==> flow/design.v <==
module RA1SH (
   Q,
   CLK,
   CEN,
   WEN,
   A,
   D,
   OEN
);
   parameter BITS = 16;
   parameter word_depth = 16;
   parameter addr_width = 4;
   output [BITS-1:0] Q;
   input CLK;
   input CEN;
   input WEN;
   input [addr_width-1:0] A;
   input [BITS-1:0] D;
   input OEN;
   reg [BITS-1:0] mem [0:word_depth-1];
   reg [BITS-1:0] Qi;
   always @(posedge CLK) begin
      if (!CEN) begin
         if (!WEN) begin
            mem[A] <= D;
            Qi <= D;
         end else begin
            Qi <= mem[A];
         end
      end
   end
   assign Q = OEN ? {BITS{1'b0}} : Qi;
endmodule
module CPU(
				clk,
			  rst_n,
		   IO_stall,
         awid_m_inf,
       awaddr_m_inf,
       awsize_m_inf,
      awburst_m_inf,
        awlen_m_inf,
      awvalid_m_inf,
      awready_m_inf,
        wdata_m_inf,
        wlast_m_inf,
       wvalid_m_inf,
       wready_m_inf,
          bid_m_inf,
        bresp_m_inf,
       bvalid_m_inf,
       bready_m_inf,
         arid_m_inf,
       araddr_m_inf,
        arlen_m_inf,
       arsize_m_inf,
      arburst_m_inf,
      arvalid_m_inf,
      arready_m_inf, 
          rid_m_inf,
        rdata_m_inf,
        rresp_m_inf,
        rlast_m_inf,
       rvalid_m_inf,
       rready_m_inf 
);
input  wire clk, rst_n;
output reg  IO_stall;
parameter ID_WIDTH = 4 , ADDR_WIDTH = 32, DATA_WIDTH = 16, DRAM_NUMBER=2, WRIT_NUMBER=1;
output  wire [WRIT_NUMBER * ID_WIDTH-1:0]        awid_m_inf;
output  wire [WRIT_NUMBER * ADDR_WIDTH-1:0]    awaddr_m_inf;
output  wire [WRIT_NUMBER * 3 -1:0]            awsize_m_inf;
output  wire [WRIT_NUMBER * 2 -1:0]           awburst_m_inf;
output  wire [WRIT_NUMBER * 7 -1:0]             awlen_m_inf;
output  wire [WRIT_NUMBER-1:0]                awvalid_m_inf;
input   wire [WRIT_NUMBER-1:0]                awready_m_inf;
output  wire [WRIT_NUMBER * DATA_WIDTH-1:0]     wdata_m_inf;
output  wire [WRIT_NUMBER-1:0]                  wlast_m_inf;
output  wire [WRIT_NUMBER-1:0]                 wvalid_m_inf;
input   wire [WRIT_NUMBER-1:0]                 wready_m_inf;
input   wire [WRIT_NUMBER * ID_WIDTH-1:0]         bid_m_inf;
input   wire [WRIT_NUMBER * 2 -1:0]             bresp_m_inf;
input   wire [WRIT_NUMBER-1:0]             	   bvalid_m_inf;
output  wire [WRIT_NUMBER-1:0]                 bready_m_inf;
output  wire [DRAM_NUMBER * ID_WIDTH-1:0]       arid_m_inf;
output  wire [DRAM_NUMBER * ADDR_WIDTH-1:0]   araddr_m_inf;
output  wire [DRAM_NUMBER * 7 -1:0]            arlen_m_inf;
output  wire [DRAM_NUMBER * 3 -1:0]           arsize_m_inf;
output  wire [DRAM_NUMBER * 2 -1:0]          arburst_m_inf;
output  wire [DRAM_NUMBER-1:0]               arvalid_m_inf;
input   wire [DRAM_NUMBER-1:0]               arready_m_inf;
input   wire [DRAM_NUMBER * ID_WIDTH-1:0]         rid_m_inf;
input   wire [DRAM_NUMBER * DATA_WIDTH-1:0]     rdata_m_inf;
input   wire [DRAM_NUMBER * 2 -1:0]             rresp_m_inf;
input   wire [DRAM_NUMBER-1:0]                  rlast_m_inf;
input   wire [DRAM_NUMBER-1:0]                 rvalid_m_inf;
output  wire [DRAM_NUMBER-1:0]                 rready_m_inf;
reg  [3:0]current_state ;
reg  [3:0]next_state ;
reg signed [15:0] core_r0 , core_r1 , core_r2 , core_r3 ;
reg signed [15:0] core_r4 , core_r5 , core_r6 , core_r7 ;
reg signed [15:0] core_r8 , core_r9 , core_r10, core_r11;
reg signed [15:0] core_r12, core_r13, core_r14, core_r15;
wire  MEM_cen, MEM_oen;
reg   MEM_wen;
wire  [3:0]MEM_adr;
reg   [15:0]MEM_in ;
wire  [15:0] MEM_out;
wire  [2:0]opcode;
wire  [3:0]rs,rt,rd;
wire  func;
wire  signed[4:0]imm;
wire  [15:0]address;
wire  [15:0]inst;
reg   [15:0]inst_reg1, inst_reg2;
reg   signed [15:0]rs_data,rt_data,rd_data;
reg   in_valid_inst ;
wire  out_valid_inst ;
reg   signed [12:0] pc ;
reg   [4:0]inst_mode ; 
wire  signed [15:0]data_addr;
wire  out_finish_data;
reg   in_valid_data_write ;
reg   in_valid_data_read;
wire  out_valid_data ;
wire  signed[15:0]load_data ;
parameter EMPTY         = 5'd0 ;
parameter ADD           = 5'd1 ;
parameter SUB           = 5'd2 ;
parameter SLT           = 5'd3 ;
parameter MUL           = 5'd4 ;
parameter LOAD          = 5'd5 ;
parameter STORE         = 5'd6 ;
parameter BRANCH        = 5'd7 ;
parameter JUMP          = 5'd8 ;
parameter IDLE              = 4'd0  ;
parameter INST_FETCH_1      = 4'd1  ;
parameter INST_FETCH_2      = 4'd2  ;
parameter SRAM_STORE        = 4'd3  ;
parameter SRAM_TAKE         = 4'd4  ;
parameter INST_DECODE       = 4'd5  ;
parameter EXECUTE           = 4'd6  ;
parameter DATA_LOAD         = 4'd7  ;
parameter DATA_STORE        = 4'd8  ;
parameter WAIT_OUT_FINISH   = 4'd9  ;
parameter WAIT_OUT_VALID_DATA = 4'd10 ;
parameter WRITE_BACK        = 4'd11 ;
parameter CHECK_REG         = 4'd12 ;
assign opcode = inst_reg2[15:13] ;
assign rs     = inst_reg2[12: 9] ;
assign rt     = inst_reg2[ 8: 5] ;
assign rd     = inst_reg2[ 4: 1] ;
assign func   = inst_reg2[0] ;
assign imm    = inst_reg2[ 4: 0] ;
assign address = { 3'b000 , inst_reg2[12:0] } ;
assign data_addr = {4'b0001, ((rs_data + imm) * 2 )} ;  
always@(posedge clk or negedge rst_n)begin
  if(!rst_n)  current_state <= IDLE ;
  else        current_state <= next_state ;
end
always@(*)begin
    case(current_state)
        IDLE : begin
            next_state = INST_FETCH_1 ;
        end
        INST_FETCH_1 : begin
            next_state = INST_FETCH_2 ;
        end
        INST_FETCH_2 : begin
            if(out_valid_inst)  next_state = SRAM_STORE  ;
            else                next_state = INST_FETCH_2 ;
        end
        SRAM_STORE : begin
            next_state = SRAM_TAKE;
        end
        SRAM_TAKE : begin
            next_state = INST_DECODE;
        end
        INST_DECODE : begin
            next_state = EXECUTE ;
        end
        EXECUTE : begin
            if(opcode[2:1] == 2'b00)      next_state = WRITE_BACK  ;  
            else if(opcode == 3'b011)     next_state = DATA_LOAD   ;  
            else if(opcode == 3'b010)     next_state = DATA_STORE  ;  
            else                          next_state = CHECK_REG   ;  
        end
        WRITE_BACK : begin
            next_state = CHECK_REG ;
        end
        DATA_LOAD : begin
            next_state = WAIT_OUT_VALID_DATA;
        end
        DATA_STORE : begin
            next_state = WAIT_OUT_FINISH;
        end
        WAIT_OUT_VALID_DATA :begin
            if(out_valid_data)      next_state = CHECK_REG ;
            else                    next_state = WAIT_OUT_VALID_DATA ;
        end
        WAIT_OUT_FINISH : begin
            if(out_finish_data)  next_state = CHECK_REG;
            else                 next_state = WAIT_OUT_FINISH ;
        end
        CHECK_REG : begin
            next_state = IDLE ;
        end
        default: next_state = current_state ;
    endcase
end
always@(posedge clk or negedge rst_n)begin
    if(!rst_n)    pc <= 13'b0;
    else begin
        if(current_state == CHECK_REG) begin
            if(opcode == 3'b101 &&  (rs_data== rt_data) )    pc  <= pc + 2 + (imm << 1)  ;   
            else if(opcode == 3'b100 )                       pc  <= address;
            else pc <= pc + 2 ;
        end
    end 
end
always@(*)begin
    case(current_state)
        INST_FETCH_1 : in_valid_inst = 1 ;
        default :      in_valid_inst = 0;
    endcase
end
always@(*)begin
    case(current_state)
        DATA_LOAD : in_valid_data_read = 1 ;
        default :      in_valid_data_read = 0;
    endcase
end
always@(*)begin
    case(current_state)
        SRAM_STORE : MEM_wen = 0 ;
        default :    MEM_wen = 1 ;
    endcase
end
always@(*)begin
    case(current_state)
        SRAM_STORE : MEM_in = inst_reg1;
        default :    MEM_in = 0;
    endcase
end
always@(posedge clk or negedge rst_n)begin
    if(!rst_n)      inst_reg1 <= 0;
    else if(out_valid_inst)  inst_reg1 <= inst;
 end
 always@(posedge clk or negedge rst_n)begin
    if(!rst_n)      inst_reg2 <= 0;
    else if(current_state == SRAM_TAKE) inst_reg2 <= MEM_out;
 end
always@(*)begin
    case(opcode)
        3'b000 : begin
            if(func)    inst_mode = ADD ;
            else        inst_mode = SUB ;
        end 
        3'b001 : begin
            if(func)    inst_mode = SLT ;
            else        inst_mode = MUL ;
        end
        3'b011 :        inst_mode = LOAD    ;
        3'b010 :        inst_mode = STORE   ;
        3'b101 :        inst_mode = BRANCH  ;      
        3'b100 :        inst_mode = JUMP    ;
        default : inst_mode = EMPTY ;
    endcase
end
always @(posedge clk or negedge rst_n) begin
    if (!rst_n)     rs_data <= 0 ;
    else begin
        if (current_state == INST_DECODE) begin
            case(rs)
                0:      rs_data <= core_r0  ;
                1:      rs_data <= core_r1  ;
                2:      rs_data <= core_r2  ;
                3:      rs_data <= core_r3  ;
                4:      rs_data <= core_r4  ;
                5:      rs_data <= core_r5  ;
                6:      rs_data <= core_r6  ;
                7:      rs_data <= core_r7  ;
                8:      rs_data <= core_r8  ;
                9:      rs_data <= core_r9  ;
                10:     rs_data <= core_r10 ; 
                11:     rs_data <= core_r11 ; 
                12:     rs_data <= core_r12 ; 
                13:     rs_data <= core_r13 ; 
                14:     rs_data <= core_r14 ; 
                15:     rs_data <= core_r15 ; 
            endcase
        end         
    end
end
always @(posedge clk or negedge rst_n) begin
    if (!rst_n)     rt_data <= 0 ;
    else begin
        if (current_state == INST_DECODE) begin
            case(rt)
                0:      rt_data <= core_r0  ;
                1:      rt_data <= core_r1  ;
                2:      rt_data <= core_r2  ;
                3:      rt_data <= core_r3  ;
                4:      rt_data <= core_r4  ;
                5:      rt_data <= core_r5  ;
                6:      rt_data <= core_r6  ;
                7:      rt_data <= core_r7  ;
                8:      rt_data <= core_r8  ;
                9:      rt_data <= core_r9  ;
                10:     rt_data <= core_r10 ; 
                11:     rt_data <= core_r11 ; 
                12:     rt_data <= core_r12 ; 
                13:     rt_data <= core_r13 ; 
                14:     rt_data <= core_r14 ; 
                15:     rt_data <= core_r15 ; 
            endcase
        end         
    end
end
always@(posedge clk or negedge rst_n)begin
    if(!rst_n)      rd_data <= 0 ;
    else begin
        if(current_state == EXECUTE) begin
            case(inst_mode)
                ADD : rd_data <= rs_data + rt_data ;
                SUB : rd_data <= rs_data - rt_data ;
                SLT : begin
                    if(rt_data > rs_data)   rd_data <= 1'b1 ;
                    else                    rd_data <= 1'b0;
                end 
                MUL : rd_data <= rs_data * rt_data ;
                default : rd_data <= 0 ;
            endcase
        end
    end
end
always@(*)begin
    case(current_state)
        DATA_STORE :          in_valid_data_write = 1'b1;
        default :             in_valid_data_write = 1'b0;
    endcase
end
always@(posedge clk or negedge rst_n)begin
    if(!rst_n)begin
        IO_stall <= 1;
    end
    else begin
        case(current_state)
            CHECK_REG : IO_stall <= 0;
            default: IO_stall <= 1 ;
        endcase
    end
end
always@(posedge clk or negedge rst_n)begin
    if(!rst_n)begin
        core_r0  <= 0;
    end
    else begin
        if(current_state == WRITE_BACK && rd == 0) core_r0 <= rd_data ;
        else if (out_valid_data==1     && rt == 0) core_r0 <= load_data ;
    end
end
always@(posedge clk or negedge rst_n)begin
    if(!rst_n)begin
        core_r1  <= 0;
    end
    else begin
        if(current_state == WRITE_BACK && rd == 1) core_r1 <= rd_data ;
        else if (out_valid_data==1     && rt == 1) core_r1 <= load_data ;
    end
end
always@(posedge clk or negedge rst_n)begin
    if(!rst_n)begin
        core_r2  <= 0;
    end
    else begin
        if(current_state == WRITE_BACK && rd == 2) core_r2 <= rd_data ;
        else if (out_valid_data==1     && rt == 2) core_r2 <= load_data ;
    end
end
always@(posedge clk or negedge rst_n)begin
    if(!rst_n)begin
        core_r3  <= 0;
    end
    else begin
        if(current_state == WRITE_BACK && rd == 3) core_r3 <= rd_data ;
        else if (out_valid_data==1     && rt == 3) core_r3 <= load_data ;
    end
end
always@(posedge clk or negedge rst_n)begin
    if(!rst_n)begin
        core_r4  <= 0;
    end
    else begin
        if(current_state == WRITE_BACK && rd == 4) core_r4 <= rd_data ;
        else if (out_valid_data==1     && rt == 4) core_r4 <= load_data ;
    end
end
always@(posedge clk or negedge rst_n)begin
    if(!rst_n)begin
        core_r5  <= 0;
    end
    else begin
        if(current_state == WRITE_BACK && rd == 5) core_r5 <= rd_data ;
        else if (out_valid_data==1     && rt == 5) core_r5 <= load_data ;
    end
end
always@(posedge clk or negedge rst_n)begin
    if(!rst_n)begin
        core_r6  <= 0;
    end
    else begin
        if(current_state == WRITE_BACK && rd == 6) core_r6 <= rd_data ;
        else if (out_valid_data==1     && rt == 6) core_r6 <= load_data ;
    end
end
always@(posedge clk or negedge rst_n)begin
    if(!rst_n)begin
        core_r7  <= 0;
    end
    else begin
        if(current_state == WRITE_BACK && rd == 7) core_r7 <= rd_data ;
        else if (out_valid_data==1     && rt == 7) core_r7 <= load_data ;
    end
end
always@(posedge clk or negedge rst_n)begin
    if(!rst_n)begin
        core_r8  <= 0;
    end
    else begin
        if(current_state == WRITE_BACK && rd == 8) core_r8 <= rd_data ;
        else if (out_valid_data==1     && rt == 8) core_r8 <= load_data ;
    end
end
always@(posedge clk or negedge rst_n)begin
    if(!rst_n)begin
        core_r9  <= 0;
    end
    else begin
        if(current_state == WRITE_BACK && rd == 9) core_r9 <= rd_data ;
        else if (out_valid_data==1     && rt == 9) core_r9 <= load_data ;
    end
end
always@(posedge clk or negedge rst_n)begin
    if(!rst_n)begin
        core_r10  <= 0;
    end
    else begin
        if(current_state == WRITE_BACK && rd == 10) core_r10 <= rd_data ;
        else if (out_valid_data==1     && rt == 10) core_r10 <= load_data ;
    end
end
always@(posedge clk or negedge rst_n)begin
    if(!rst_n)begin
        core_r11  <= 0;
    end
    else begin
        if(current_state == WRITE_BACK && rd == 11) core_r11 <= rd_data ;
        else if (out_valid_data==1     && rt == 11) core_r11 <= load_data ;
    end
end
always@(posedge clk or negedge rst_n)begin
    if(!rst_n)begin
        core_r12  <= 0;
    end
    else begin
        if(current_state == WRITE_BACK && rd == 12) core_r12 <= rd_data ;
        else if (out_valid_data==1     && rt == 12) core_r12 <= load_data ;
    end
end
always@(posedge clk or negedge rst_n)begin
    if(!rst_n)begin
        core_r13  <= 0;
    end
    else begin
        if(current_state == WRITE_BACK && rd == 13) core_r13 <= rd_data ;
        else if (out_valid_data==1     && rt == 13) core_r13 <= load_data ;
    end
end
always@(posedge clk or negedge rst_n)begin
    if(!rst_n)begin
        core_r14  <= 0;
    end
    else begin
        if(current_state == WRITE_BACK && rd == 14) core_r14 <= rd_data ;
        else if (out_valid_data==1     && rt == 14) core_r14 <= load_data ;
    end
end
always@(posedge clk or negedge rst_n)begin
    if(!rst_n)begin
        core_r15  <= 0;
    end
    else begin
        if(current_state == WRITE_BACK && rd == 15) core_r15 <= rd_data ;
        else if (out_valid_data==1     && rt == 15) core_r15 <= load_data ;
    end
end
assign MEM_cen = 0 ;
assign MEM_oen = 0 ;
assign MEM_adr = 0 ;
RA1SH X_0 (.Q(MEM_out) , .CLK(clk), .CEN(MEM_cen), .WEN(MEM_wen) , .A(MEM_adr) , .D(MEM_in), .OEN(MEM_oen));
read_DRAM_instruction Read_Inst(
                .clk(clk),
              .rst_n(rst_n),
           .in_valid(in_valid_inst),
            .in_addr(pc),
          .out_valid(out_valid_inst),
           .out_inst(inst),
         .arid_m_inf(arid_m_inf[DRAM_NUMBER * ID_WIDTH-1:ID_WIDTH]),
       .araddr_m_inf(araddr_m_inf[DRAM_NUMBER * ADDR_WIDTH-1:ADDR_WIDTH]),
        .arlen_m_inf(arlen_m_inf[DRAM_NUMBER * 7 -1:7]),
       .arsize_m_inf(arsize_m_inf[DRAM_NUMBER * 3 -1:3]),
      .arburst_m_inf(arburst_m_inf[DRAM_NUMBER * 2 -1:2]),
      .arvalid_m_inf(arvalid_m_inf[1]),
      .arready_m_inf(arready_m_inf[1]), 
          .rid_m_inf(rid_m_inf[DRAM_NUMBER * ID_WIDTH-1:ID_WIDTH]),
        .rdata_m_inf(rdata_m_inf[DRAM_NUMBER * DATA_WIDTH-1:DATA_WIDTH]),
        .rresp_m_inf(rresp_m_inf[DRAM_NUMBER * 2 -1:2]),
        .rlast_m_inf(rlast_m_inf[1]),
       .rvalid_m_inf(rvalid_m_inf[1]),
       .rready_m_inf(rready_m_inf[1]) 
);
read_DRAM_data read_DRAM_data(
                .clk(clk),
              .rst_n(rst_n),
           .in_valid(in_valid_data_read),
            .in_addr(data_addr[11:0]),
          .out_valid(out_valid_data),
           .out_data(load_data),
         .arid_m_inf(arid_m_inf[ID_WIDTH-1:0]),
       .araddr_m_inf(araddr_m_inf[ADDR_WIDTH-1:0]),
        .arlen_m_inf(arlen_m_inf[7 -1:0]),
       .arsize_m_inf(arsize_m_inf[3 -1:0]),
      .arburst_m_inf(arburst_m_inf[2 -1:0]),
      .arvalid_m_inf(arvalid_m_inf[0]),
      .arready_m_inf(arready_m_inf[0]), 
          .rid_m_inf(rid_m_inf[ID_WIDTH-1:0]),
        .rdata_m_inf(rdata_m_inf[DATA_WIDTH-1:0]),
        .rresp_m_inf(rresp_m_inf[2 -1:0]),
        .rlast_m_inf(rlast_m_inf[0]),
       .rvalid_m_inf(rvalid_m_inf[0]),
       .rready_m_inf(rready_m_inf[0]) 
);
write_DRAM_data WRITE_DATA(
                .clk(clk),
              .rst_n(rst_n),
           .in_valid(in_valid_data_write),
            .in_addr(data_addr[11:0]),
            .in_data(rt_data),
         .out_finish(out_finish_data),
         .awid_m_inf(awid_m_inf),
       .awaddr_m_inf(awaddr_m_inf),
       .awsize_m_inf(awsize_m_inf),
      .awburst_m_inf(awburst_m_inf),
        .awlen_m_inf(awlen_m_inf),
      .awvalid_m_inf(awvalid_m_inf),
      .awready_m_inf(awready_m_inf),
        .wdata_m_inf(wdata_m_inf),
        .wlast_m_inf(wlast_m_inf),
       .wvalid_m_inf(wvalid_m_inf),
       .wready_m_inf(wready_m_inf),
          .bid_m_inf(bid_m_inf),
        .bresp_m_inf(bresp_m_inf),
       .bvalid_m_inf(bvalid_m_inf),
       .bready_m_inf(bready_m_inf)
);
endmodule
module read_DRAM_instruction(
                clk,
              rst_n,
           in_valid,
            in_addr,
          out_valid,
           out_inst,
         arid_m_inf,
       araddr_m_inf,
        arlen_m_inf,
       arsize_m_inf,
      arburst_m_inf,
      arvalid_m_inf,
      arready_m_inf, 
          rid_m_inf,
        rdata_m_inf,
        rresp_m_inf,
        rlast_m_inf,
       rvalid_m_inf,
       rready_m_inf 
);
parameter ID_WIDTH = 4 , ADDR_WIDTH = 32, DATA_WIDTH = 16, DRAM_NUMBER=2, WRIT_NUMBER=1;
input  wire clk, rst_n;
input  in_valid;
input  [12:0] in_addr;  
output reg out_valid;
output reg [15:0] out_inst;
output  wire [ID_WIDTH-1:0]       arid_m_inf;
output  wire [ADDR_WIDTH-1:0]   araddr_m_inf;
output  wire [7 -1:0]            arlen_m_inf;
output  wire [3 -1:0]           arsize_m_inf;
output  wire [2 -1:0]          arburst_m_inf;
output  reg                    arvalid_m_inf;
input   wire                   arready_m_inf;
input   wire [ID_WIDTH-1:0]         rid_m_inf;
input   wire [DATA_WIDTH-1:0]     rdata_m_inf;
input   wire [2 -1:0]             rresp_m_inf;
input   wire                      rlast_m_inf;
input   wire                     rvalid_m_inf;
output  reg                      rready_m_inf;
reg     [1:0]current_state,next_state;
reg     [15:0]out_reg;
assign arid_m_inf = 0 ;
assign arlen_m_inf = 7'b0 ;
assign arsize_m_inf = 3'b001 ;
assign arburst_m_inf = 2'b01 ;
assign araddr_m_inf = {16'd0, 4'b0001, in_addr[11:0] };
parameter   IDLE = 2'd0;
parameter   SEND = 2'd1;
parameter   WAIT = 2'd2;
parameter   OUT  = 2'd3;
always@(posedge clk or negedge rst_n)begin
  if(!rst_n)  current_state <= 0;
  else current_state <= next_state;
end
always@(*)begin
    case(current_state)
        IDLE : begin
            if(in_valid)    next_state = SEND ;
            else            next_state = IDLE ;
        end
        SEND : begin
            if(arready_m_inf) next_state = WAIT ;
            else              next_state = SEND ;
        end
        WAIT : begin
            if(rlast_m_inf)  next_state = OUT ;
            else             next_state = WAIT;
        end
        OUT: begin
            next_state = IDLE;
        end
        default : next_state = current_state;
    endcase
end
always@(*)begin
    case(current_state)
        SEND : arvalid_m_inf = 1 ;
        default : arvalid_m_inf = 0;
    endcase
end
always@(*)begin
    case(current_state)
        WAIT : rready_m_inf = 1;
        default : rready_m_inf = 0;
    endcase
end
always@(*)begin
    case(current_state)
        OUT :     out_valid = 1;
        default : out_valid = 0;
    endcase
end
always@(posedge clk or negedge rst_n)begin
  if(!rst_n)            out_reg <= 0;
  else if(rlast_m_inf)  out_reg <= rdata_m_inf;
end
always@(*)begin
    case(current_state)
        OUT :     out_inst = out_reg ;  
        default : out_inst = 0 ; 
    endcase
end
endmodule
module read_DRAM_data(
                clk,
              rst_n,
           in_valid,
            in_addr,
            in_data,
          out_valid,
           out_data,
         arid_m_inf,
       araddr_m_inf,
        arlen_m_inf,
       arsize_m_inf,
      arburst_m_inf,
      arvalid_m_inf,
      arready_m_inf, 
          rid_m_inf,
        rdata_m_inf,
        rresp_m_inf,
        rlast_m_inf,
       rvalid_m_inf,
       rready_m_inf 
);
parameter ID_WIDTH = 4 , ADDR_WIDTH = 32, DATA_WIDTH = 16, DRAM_NUMBER=2, WRIT_NUMBER=1;
input  wire clk, rst_n;
input  in_valid;
input  [11:0] in_addr;
input  [15:0] in_data;
output reg out_valid;
output reg [15:0] out_data;
output  wire [ID_WIDTH-1:0]       arid_m_inf;
output  wire [ADDR_WIDTH-1:0]   araddr_m_inf;
output  wire [7 -1:0]            arlen_m_inf;
output  wire [3 -1:0]           arsize_m_inf;
output  wire [2 -1:0]          arburst_m_inf;
output  reg                    arvalid_m_inf;
input   wire                   arready_m_inf;
input   wire [ID_WIDTH-1:0]         rid_m_inf;
input   wire [DATA_WIDTH-1:0]     rdata_m_inf;
input   wire [2 -1:0]             rresp_m_inf;
input   wire                      rlast_m_inf;
input   wire                     rvalid_m_inf;
output  reg                      rready_m_inf;
parameter IDLE  = 2'd0 ;
parameter SEND  = 2'd1 ;
parameter WAIT  = 2'd2 ;
parameter OUT   = 2'd3 ;
reg      [1:0] current_state, next_state;
reg      [15:0]out_reg;
assign   arid_m_inf = 0 ;
assign   arlen_m_inf = 7'b0 ;
assign   arsize_m_inf = 3'b001 ;
assign   arburst_m_inf = 2'b01 ;
assign   araddr_m_inf = { 16'd0 , 4'b001 , in_addr } ;
always @(posedge clk or negedge rst_n) begin
    if (!rst_n)     current_state <= IDLE ;
    else            current_state <= next_state ;
end
always @(*)begin
    case(current_state)
        IDLE : begin
            if(in_valid)    next_state = SEND ;
            else            next_state = IDLE ;
        end
        SEND : begin
            if(arready_m_inf) next_state = WAIT ;
            else              next_state = SEND ; 
        end
        WAIT : begin
            if(rlast_m_inf)  next_state = OUT ;
            else             next_state = WAIT;
        end
        OUT : begin
            next_state = IDLE;
        end
        default : next_state = current_state ;
    endcase
end
always@(*)begin
    case(current_state)
        SEND : arvalid_m_inf = 1 ;
        default : arvalid_m_inf = 0;
    endcase
end
always@(*)begin
    case(current_state)
        WAIT :    rready_m_inf = 1;
        default : rready_m_inf = 0;
    endcase
end
always@(*)begin
    case(current_state)
        OUT :     out_valid = 1;
        default : out_valid = 0;
    endcase
end
always@(posedge clk or negedge rst_n)begin
  if(!rst_n)            out_reg <= 0;
  else if(rlast_m_inf)  out_reg <= rdata_m_inf;
end
always@(*)begin
    case(current_state)
        OUT :     out_data = out_reg ;  
        default : out_data = 0 ; 
    endcase
end
endmodule
module write_DRAM_data(
                clk,
              rst_n,
           in_valid,
            in_addr,
            in_data,
         out_finish,
         awid_m_inf,
       awaddr_m_inf,
       awsize_m_inf,
      awburst_m_inf,
        awlen_m_inf,
      awvalid_m_inf,
      awready_m_inf,
        wdata_m_inf,
        wlast_m_inf,
       wvalid_m_inf,
       wready_m_inf,
          bid_m_inf,
        bresp_m_inf,
       bvalid_m_inf,
       bready_m_inf
);
parameter ID_WIDTH = 4 , ADDR_WIDTH = 32, DATA_WIDTH = 16, DRAM_NUMBER=2, WRIT_NUMBER=1;
input  wire clk, rst_n;
input  in_valid;
input  [11:0] in_addr;  
input  [15:0] in_data;
output reg out_finish;
output  wire [ID_WIDTH-1:0]        awid_m_inf;
output  wire [ADDR_WIDTH-1:0]    awaddr_m_inf;
output  wire [3 -1:0]            awsize_m_inf;
output  wire [2 -1:0]           awburst_m_inf;
output  wire [7 -1:0]             awlen_m_inf;
output  reg                     awvalid_m_inf;
input   wire                    awready_m_inf;
output  reg  [DATA_WIDTH-1:0]     wdata_m_inf;
output  reg                       wlast_m_inf;
output  reg                      wvalid_m_inf;
input   wire                     wready_m_inf;
input   wire [ID_WIDTH-1:0]         bid_m_inf;
input   wire [2 -1:0]             bresp_m_inf;
input   wire                     bvalid_m_inf;
output  wire                     bready_m_inf;
parameter IDLE = 3'd0 ;
parameter SEND = 3'd1 ;
parameter WAIT = 3'd2 ;
parameter OUT  = 3'd3 ;
parameter RESPONSE = 3'd4;
reg  [2:0] current_state, next_state;
always @(posedge clk or negedge rst_n) begin
    if (!rst_n)     current_state <= IDLE ;
    else            current_state <= next_state ;
end
always @(*) begin
    case(current_state)
        IDLE : begin
            if(in_valid)        next_state = SEND ;
            else                next_state = IDLE ;
        end
        SEND : begin
            if(awready_m_inf)   next_state = WAIT ;
            else                next_state = SEND ;
        end
        WAIT : begin
            if(wready_m_inf)    next_state = OUT ;
            else                next_state = WAIT;
        end
        OUT : begin
            next_state = RESPONSE ;
        end
        RESPONSE : begin
            if(bvalid_m_inf) next_state = IDLE ;
            else             next_state = RESPONSE ;
        end
        default : next_state = current_state ;
    endcase
end
assign awid_m_inf = 0 ;
assign awlen_m_inf = 7'd0 ;
assign awsize_m_inf = 3'b001 ;
assign awburst_m_inf = 2'b01 ;
assign awaddr_m_inf = { 16'd0 , 4'b0001, in_addr } ;
assign bready_m_inf = (current_state == RESPONSE) ? 1 : 0 ;
always @(*) begin
    case(current_state)
        SEND :    awvalid_m_inf = 1 ;
        default : awvalid_m_inf = 0 ;
    endcase
end
always@(*)begin
    case(current_state)
        WAIT :    wvalid_m_inf = 1;
        default : wvalid_m_inf = 0;
    endcase
end
always@(*)begin
    case(current_state)
        WAIT :    wdata_m_inf = in_data ;
        default : wdata_m_inf = 0 ;
    endcase
end
always@(*)begin
    case(current_state)
        WAIT :    wlast_m_inf = 1;
        default : wlast_m_inf = 0;
    endcase
end
always@(*)begin
    case(current_state)
        OUT :     out_finish = 1;
        default : out_finish = 0;
    endcase
end
endmodule
Reports on CPU. Tool output for the design above, in the order of the flow. Line numbers count from 1 in the design file above. Operators: Yosys type, input widths -> output width; for muxes data width and select width s. Cell names lack the library's common part. The mark -- stands for no value.

Top: CPU. Clock port: clk. Cell library: sky130hd. Library corner: tt_025C_1v80.

Word-level counts. Counts by Yosys on the flattened word-level netlist (proc, flatten, opt, wreduce; memories kept). Register bits leave out memories and registers merged into their read ports (data or address). Print and check cells are left out. Cells with the same type and inputs are merged into one. Yosys's memory passes give these memory sizes; they may raise the number of words (mostly to a power of two), join words into wider ones and drop unused or constant bits.

The figure for input port bits is 61. The entry for cells after elaboration reads 255. The entry for output and inout port bits reads 169. The entry for word width x clocked read ports reads 16. The figure for bits in registers is 393. For memory bits (writable) the number is 256. The figure for memories is 1.

Memory list: X_0.mem (words 16, bits a word 16, read ports 1, wr ports 1, RTL line 20) `reg [BITS-1:0] mem [0:word_depth-1];`.

For $add $sub $neg the number is 5. The entry for reductions and logical operators reads 60. Under equal/unequal tests stands 77. Under magnitude comparators stands 1. The entry for multiplexer cells reads 81. The figure for multipliers is 1.

Operators with widths (number): $mux 16 (36); $pmux 16 s16 (2); $mul 16x16->16 (1); $eq 4x4->1 const B (29); $eq 4x3->1 const B (16); $pmux 16 s4 (1); $pmux 4 s13 (1); $logic_and 1x1->1 (33); $reduce_bool 2->1 (16); $eq 4x2->1 const B (8); $mux 13 (2); $pmux 4 s6 (1); $mux 1 (23); $add 16x16->16 (1); $sub 16x16->16 (1); $gt 16x16->1 (1); $eq 16x16->1 (1); $eq 4x1->1 const B (4); $logic_not 4->1 (4); $pmux 2 s4 (2); $pmux 3 s5 (1); $mux 3 (5); $add 13x3->13 const B (1); $add 13x6->13 (1); $reduce_bool 13->1 (1); $eq 3x2->1 const B (4); $mux 4 (3); $add 11x5->11 (1).

Not listed: further kinds 11, cells in them 25.

Logic depth. Longest topological path by Yosys (ltp), each cell counted once; first at word level (registers and memories cut), then after technology mapping (sequential cells cut; the memories' decode and read muxes count).

For depth after elaboration the number is 5. Under ABC_AREA stands 0. For depth in mapped cells the number is 24. Under mapped depth without buffers stands 23.

Netlist. Yosys stat after the flow's synthesis: flattened, memories mapped to cells. It holds for the ABC_AREA given above (unset counts as 0); a run with the other value may have another netlist.

The figure for buffer cells is 353. The figure for cells in the netlist is 3098. The entry for flip-flops reads 423. Synthesis area: 28760.1 um2. The entry for area of sequential cells reads 10671.5 um2.

Cell types: dfrtp_1 (number 402, area in all 1.01E+04 um2); mux2i_1 (number 268, area in all 2.68E+03 um2); fa_1 (number 82, area in all 1.64E+03 um2); ha_1 (number 115, area in all 1438.88 um2); a22oi_1 (number 175, area in all 1313.76 um2); a21oi_1 (number 245, area in all 1.23E+03 um2); nor2_1 (number 302, area in all 1.13E+03 um2); buf_4 (number 134, area in all 1.01E+03 um2); nand2_1 (number 225, area in all 844.56 um2); o21ai_0 (number 161, area in all 805.773 um2); inv_1 (number 198, area in all 743.213 um2); mux2_2 (number 63, area in all 709.43 um2); clkbuf_1 (number 161, area in all 604.33 um2); edfxtp_1 (number 16, area in all 480.461 um2); xnor2_1 (number 53, area in all 464.195 um2); o221ai_1 (number 32, area in all 280.269 um2); nand4_1 (number 43, area in all 269.008 um2); a22o_1 (number 28, area in all 245.235 um2).

Other cell types: 66; their cells: 395. The figures by module come from a second, unflattened synthesis with its own total; it is not the netlist above.

The entry for cell total of the unflattened synthesis reads 3662. The entry for area total of the unflattened synthesis reads 39420.3 um2.

Each row is one instance without its submodules.

By module: CPU (area 25619.6 um2, cells 2837, times used 1, seq. area 9086.2 um2); RA1SH (area 10598.9 um2, cells 512, times used 1, seq. area 8167.8 um2); read_DRAM_data (area 1258.7 um2, cells 114, times used 1, seq. area 501.7 um2); read_DRAM_instruction (area 1258.7 um2, cells 114, times used 1, seq. area 501.7 um2); write_DRAM_data (area 684.4 um2, cells 85, times used 1, seq. area 126.4 um2).

Path before layout. Source: OpenSTA report_checks on the synthesized netlist (no wires, ideal clock, input and output delay 20% of the period each), path of least setup slack; recovery checks are left aside. Register names are those of the netlist, which keeps one name where synthesis merged equal registers.

Path kind: reg2reg. Start: register rt_data[4]. End: register rd_data[13]. The entry for arrival time reads 5.156 ns. The figure for path delay is 5.288 ns. For data required time the number is 5.868 ns. Under period stands 6.0 ns. Launch time at the first pin: 0.000 ns. Setup time: 0.132 ns. The figure for stages on the path is 21. Path slack: 0.712 ns. Under path buffers stands 1. Under period reached after synthesis stands 5.288 ns.

"path delay" = arrival - input delay + setup time. "stages on the path": output pins that drive a net of the path, with the launching flip-flop's if there is one; two outputs of one cell count as two. "period reached after synthesis" is the clock period less the worst setup slack; recovery checks do not enter. This is arithmetic on one report: input and output delays are still those of the set period (20% each). The rows between start and end are the longest chain of elaborated cells between them; the timing report does not say that the signal goes this way. Where chains are equally long, one stands for them. Each line given opens the expression or statement behind the cell; cells for indexed reads and writes are added by Yosys, which also makes memories of some case tables. A register here has more assigning lines than the two given.

Cell sequence: dfrtp_1 -> inv_1 -> clkbuf_1 -> nor2_1 -> fa_1 -> inv_1 -> fa_1 -> fa_1 -> fa_1 -> inv_1 -> fa_1 -> inv_1 -> fa_1 -> inv_1 -> ha_1 -> nand3_1 -> a21oi_1 -> or4_1 -> nand3_1 -> and3b_1 -> o21ai_1. The figure for cells in the longest elaborated chain is 2. Elaborated cells between the ends (all ways): 4. The entry for source lines of those cells reads 4. Those cells by class: 2 x add/sub; 1 x mul; 1 x mux.

RTL lines, path post-synthesis: start, declared (RTL line 116) `reg   signed [15:0]rs_data,rt_data,rd_data;`; start, assigned (RTL line 300) `0:      rt_data <= core_r0  ;`; start, assigned (RTL line 301) `1:      rt_data <= core_r1  ;`; $mul 16x16->16 (RTL line 331) `MUL : rd_data <= rs_data * rt_data ;`; $pmux 16 s4 (RTL line 324) `case(inst_mode)`; end, assigned (RTL line 325) `ADD : rd_data <= rs_data + rt_data ;`; end, assigned (RTL line 326) `SUB : rd_data <= rs_data - rt_data ;`; end, declared (RTL line 116).

Worst path after layout. From the final timing report of job 1: the path of least setup slack in the routed layout; clock arrival at registers is part of the times.

Path kind: reg2reg. Start: register rs_data[5]. End: register rd_data[15]. Path slack: 0.55 ns. Launch time at the first pin: 0.59 ns. The entry for arrival time reads 5.95 ns. The figure for stages on the path is 20. Under path buffers stands 2. For data required time the number is 6.49 ns. Under period stands 6.0 ns. Setup time: 0.09 ns.

The rows between start and end are the longest chain of elaborated cells between them; the timing report does not say that the signal goes this way. Where chains are equally long, one stands for them. A register here has more assigning lines than the two given.

Cell sequence: dfrtp_4 -> buf_4 -> buf_8 -> ha_2 -> a31oi_4 -> fa_1 -> fa_1 -> fa_1 -> inv_2 -> fa_1 -> inv_2 -> fa_1 -> inv_2 -> ha_4 -> nand3_2 -> a21oi_2 -> nor2_1 -> a21oi_2 -> xnor2_2 -> o31ai_2. The figure for cells in the longest elaborated chain is 2. Elaborated cells between the ends (all ways): 4. The entry for source lines of those cells reads 4. Those cells by class: 2 x add/sub; 1 x mul; 1 x mux.

RTL lines, path post-layout: start, declared (RTL line 116) `reg   signed [15:0]rs_data,rt_data,rd_data;`; start, assigned (RTL line 275) `0:      rs_data <= core_r0  ;`; start, assigned (RTL line 276) `1:      rs_data <= core_r1  ;`; $mul 16x16->16 (RTL line 331) `MUL : rd_data <= rs_data * rt_data ;`; $pmux 16 s4 (RTL line 324) `case(inst_mode)`; end, assigned (RTL line 325) `ADD : rd_data <= rs_data + rt_data ;`; end, assigned (RTL line 326) `SUB : rd_data <= rs_data - rt_data ;`; end, declared (RTL line 116).

Module CPU, platform sky130hd: 4 stored runs of the flow (Yosys, OpenROAD) with differing settings, in no particular order. Input and output delays are each 20% of the period that was set; the output load is 0.01 pF. "reached clock period" = clock period - worst setup slack. The figure is calculated, with input and output delays left at 20% of the set period. By "time used up by the worst setup path" is meant the share of the clock period that the worst setup path is allowed (20% is reserved at inputs, 20% at outputs), minus its slack. Clock arrival times at its registers enter into it. "overall power": no workload was simulated; the value follows from the tool's default switching activity.

Files of job 1:
==> flow/run.sh <==
#!/bin/bash
# the make line also repeats the synthesis and layout settings of config.mk as NAME=value (left out here)
make -C /OpenROAD-flow-scripts/flow DESIGN_CONFIG=/design/flow/config.mk WORK_HOME=/design/flow/orfs CLKGATE_MAP_FILE= finish
==> flow/config.mk <==
export PLATFORM = sky130hd
export DESIGN_NAME = CPU
export DESIGN_NICKNAME = CPU
export VERILOG_FILES = /design/flow/design.v
export SDC_FILE = /design/flow/constraint.sdc
export NUM_CORES = 4
export LEC_CHECK = 0
export CAP_MARGIN = 0
export CORE_ASPECT_RATIO = 0.74
export CORE_MARGIN = 5
export CORE_UTILIZATION = 53
export CTS_CLUSTER_DIAMETER = 314
export GPL_TIMING_DRIVEN = 0
export SETUP_SLACK_MARGIN = 1.0
export SLEW_MARGIN = 30
export TNS_END_PERCENT = 95
==> flow/constraint.sdc <==
create_clock -name core_clock -period 6.0 [get_ports {clk}]
set_input_delay 1.2000 -clock core_clock [delete_from_list [all_inputs] [get_ports {clk}]]
set_output_delay 1.2000 -clock core_clock [all_outputs]
set_load 0.01 [all_outputs]

Results of job 1. The time used up by the worst setup path stands at 5.45 ns. Critical path type: reg2reg. The measured die footprint is 59,076.5 um2. The measured final setup TNS is 0.000 ns. The overall power stands at 6,394 µW. The worst setup slack after layout reads 0.545 ns. The reached clock period reads 5.455 ns. The post-route utilization is 63.6%. For the standard-cell area after routing the run shows 34,169.0 um2. The chip area after synthesis (Yosys) reads 28,760.1 um2.

Files of job 2:
==> flow/run.sh <==
#!/bin/bash
# the make line also repeats the synthesis and layout settings of config.mk as NAME=value (left out here)
make -C /OpenROAD-flow-scripts/flow DESIGN_CONFIG=/design/flow/config.mk WORK_HOME=/design/flow/orfs CLKGATE_MAP_FILE= finish
==> flow/config.mk <==
export PLATFORM = sky130hd
export DESIGN_NAME = CPU
export DESIGN_NICKNAME = CPU
export VERILOG_FILES = /design/flow/design.v
export SDC_FILE = /design/flow/constraint.sdc
export NUM_CORES = 4
export LEC_CHECK = 0
export CAP_MARGIN = 20
export CORE_ASPECT_RATIO = 1.64
export CORE_MARGIN = 5
export CORE_UTILIZATION = 53
export CTS_CLUSTER_DIAMETER = 314
export SETUP_SLACK_MARGIN = 1.0
export SLEW_MARGIN = 30
export TNS_END_PERCENT = 95
==> flow/constraint.sdc <==
create_clock -name core_clock -period 6.0 [get_ports {clk}]
set_input_delay 1.2000 -clock core_clock [delete_from_list [all_inputs] [get_ports {clk}]]
set_output_delay 1.2000 -clock core_clock [all_outputs]
set_load 0.01 [all_outputs]

Results of job 2. The time used up by the worst setup path stands at 5.29 ns. Critical path type: reg2reg. The measured die footprint is 59,166.6 um2. The measured final setup TNS is 0.000 ns. The overall power stands at 6,087 µW. The worst setup slack after layout reads 0.715 ns. The reached clock period reads 5.285 ns. The post-route utilization is 59.4%. For the standard-cell area after routing the run shows 31,979.4 um2. The chip area after synthesis (Yosys) reads 28,760.1 um2.

Files of job 3:
==> flow/run.sh <==
#!/bin/bash
# the make line also repeats the synthesis and layout settings of config.mk as NAME=value (left out here)
make -C /OpenROAD-flow-scripts/flow DESIGN_CONFIG=/design/flow/config.mk WORK_HOME=/design/flow/orfs CLKGATE_MAP_FILE= finish
==> flow/config.mk <==
export PLATFORM = sky130hd
export DESIGN_NAME = CPU
export DESIGN_NICKNAME = CPU
export VERILOG_FILES = /design/flow/design.v
export SDC_FILE = /design/flow/constraint.sdc
export NUM_CORES = 4
export LEC_CHECK = 0
export CAP_MARGIN = 20
export CORE_MARGIN = 2
export CORE_UTILIZATION = 40
export SETUP_SLACK_MARGIN = 0.65
export SLEW_MARGIN = 20
==> flow/constraint.sdc <==
create_clock -name core_clock -period 5.88 [get_ports {clk}]
set_input_delay 1.1760 -clock core_clock [delete_from_list [all_inputs] [get_ports {clk}]]
set_output_delay 1.1760 -clock core_clock [all_outputs]
set_load 0.01 [all_outputs]

Results of job 3. The time used up by the worst setup path stands at 5.22 ns. Critical path type: reg2reg. The measured die footprint is 74,060.2 um2. The measured final setup TNS is 0.000 ns. The overall power stands at 6,765 µW. The worst setup slack after layout reads 0.661 ns. The reached clock period reads 5.219 ns. The post-route utilization is 45.9%. For the standard-cell area after routing the run shows 32,735.1 um2. The chip area after synthesis (Yosys) reads 28,760.1 um2.

Files of job 4:
==> flow/run.sh <==
#!/bin/bash
# the make line also repeats the synthesis and layout settings of config.mk as NAME=value (left out here)
make -C /OpenROAD-flow-scripts/flow DESIGN_CONFIG=/design/flow/config.mk WORK_HOME=/design/flow/orfs CLKGATE_MAP_FILE= finish
==> flow/config.mk <==
export PLATFORM = sky130hd
export DESIGN_NAME = CPU
export DESIGN_NICKNAME = CPU
export VERILOG_FILES = /design/flow/design.v
export SDC_FILE = /design/flow/constraint.sdc
export NUM_CORES = 4
export LEC_CHECK = 0
export ABC_AREA = 1
export CAP_MARGIN = 10
export CELL_PAD_IN_SITES_GLOBAL_PLACEMENT = 2
export CORE_MARGIN = 4
export CORE_UTILIZATION = 43
export CTS_CLUSTER_DIAMETER = 163
export CTS_CLUSTER_SIZE = 11
export GPL_ROUTABILITY_DRIVEN = 0
export GPL_TIMING_DRIVEN = 0
export HOLD_SLACK_MARGIN = 0.03
export SETUP_SLACK_MARGIN = 0.34
export SLEW_MARGIN = 20
export TNS_END_PERCENT = 40
==> flow/constraint.sdc <==
create_clock -name core_clock -period 3.8 [get_ports {clk}]
set_input_delay 0.7600 -clock core_clock [delete_from_list [all_inputs] [get_ports {clk}]]
set_output_delay 0.7600 -clock core_clock [all_outputs]
set_load 0.01 [all_outputs]

Results of job 4. The time used up by the worst setup path stands at 5.44 ns. Critical path type: reg2reg. The measured die footprint is 73,400.4 um2. The measured final setup TNS is -12.705 ns. The overall power stands at 9,264 µW. The worst setup slack after layout reads -1.636 ns. The reached clock period reads 5.436 ns. The post-route utilization is 51.0%. For the standard-cell area after routing the run shows 34,948.5 um2. The chip area after synthesis (Yosys) reads 29,726.0 um2.
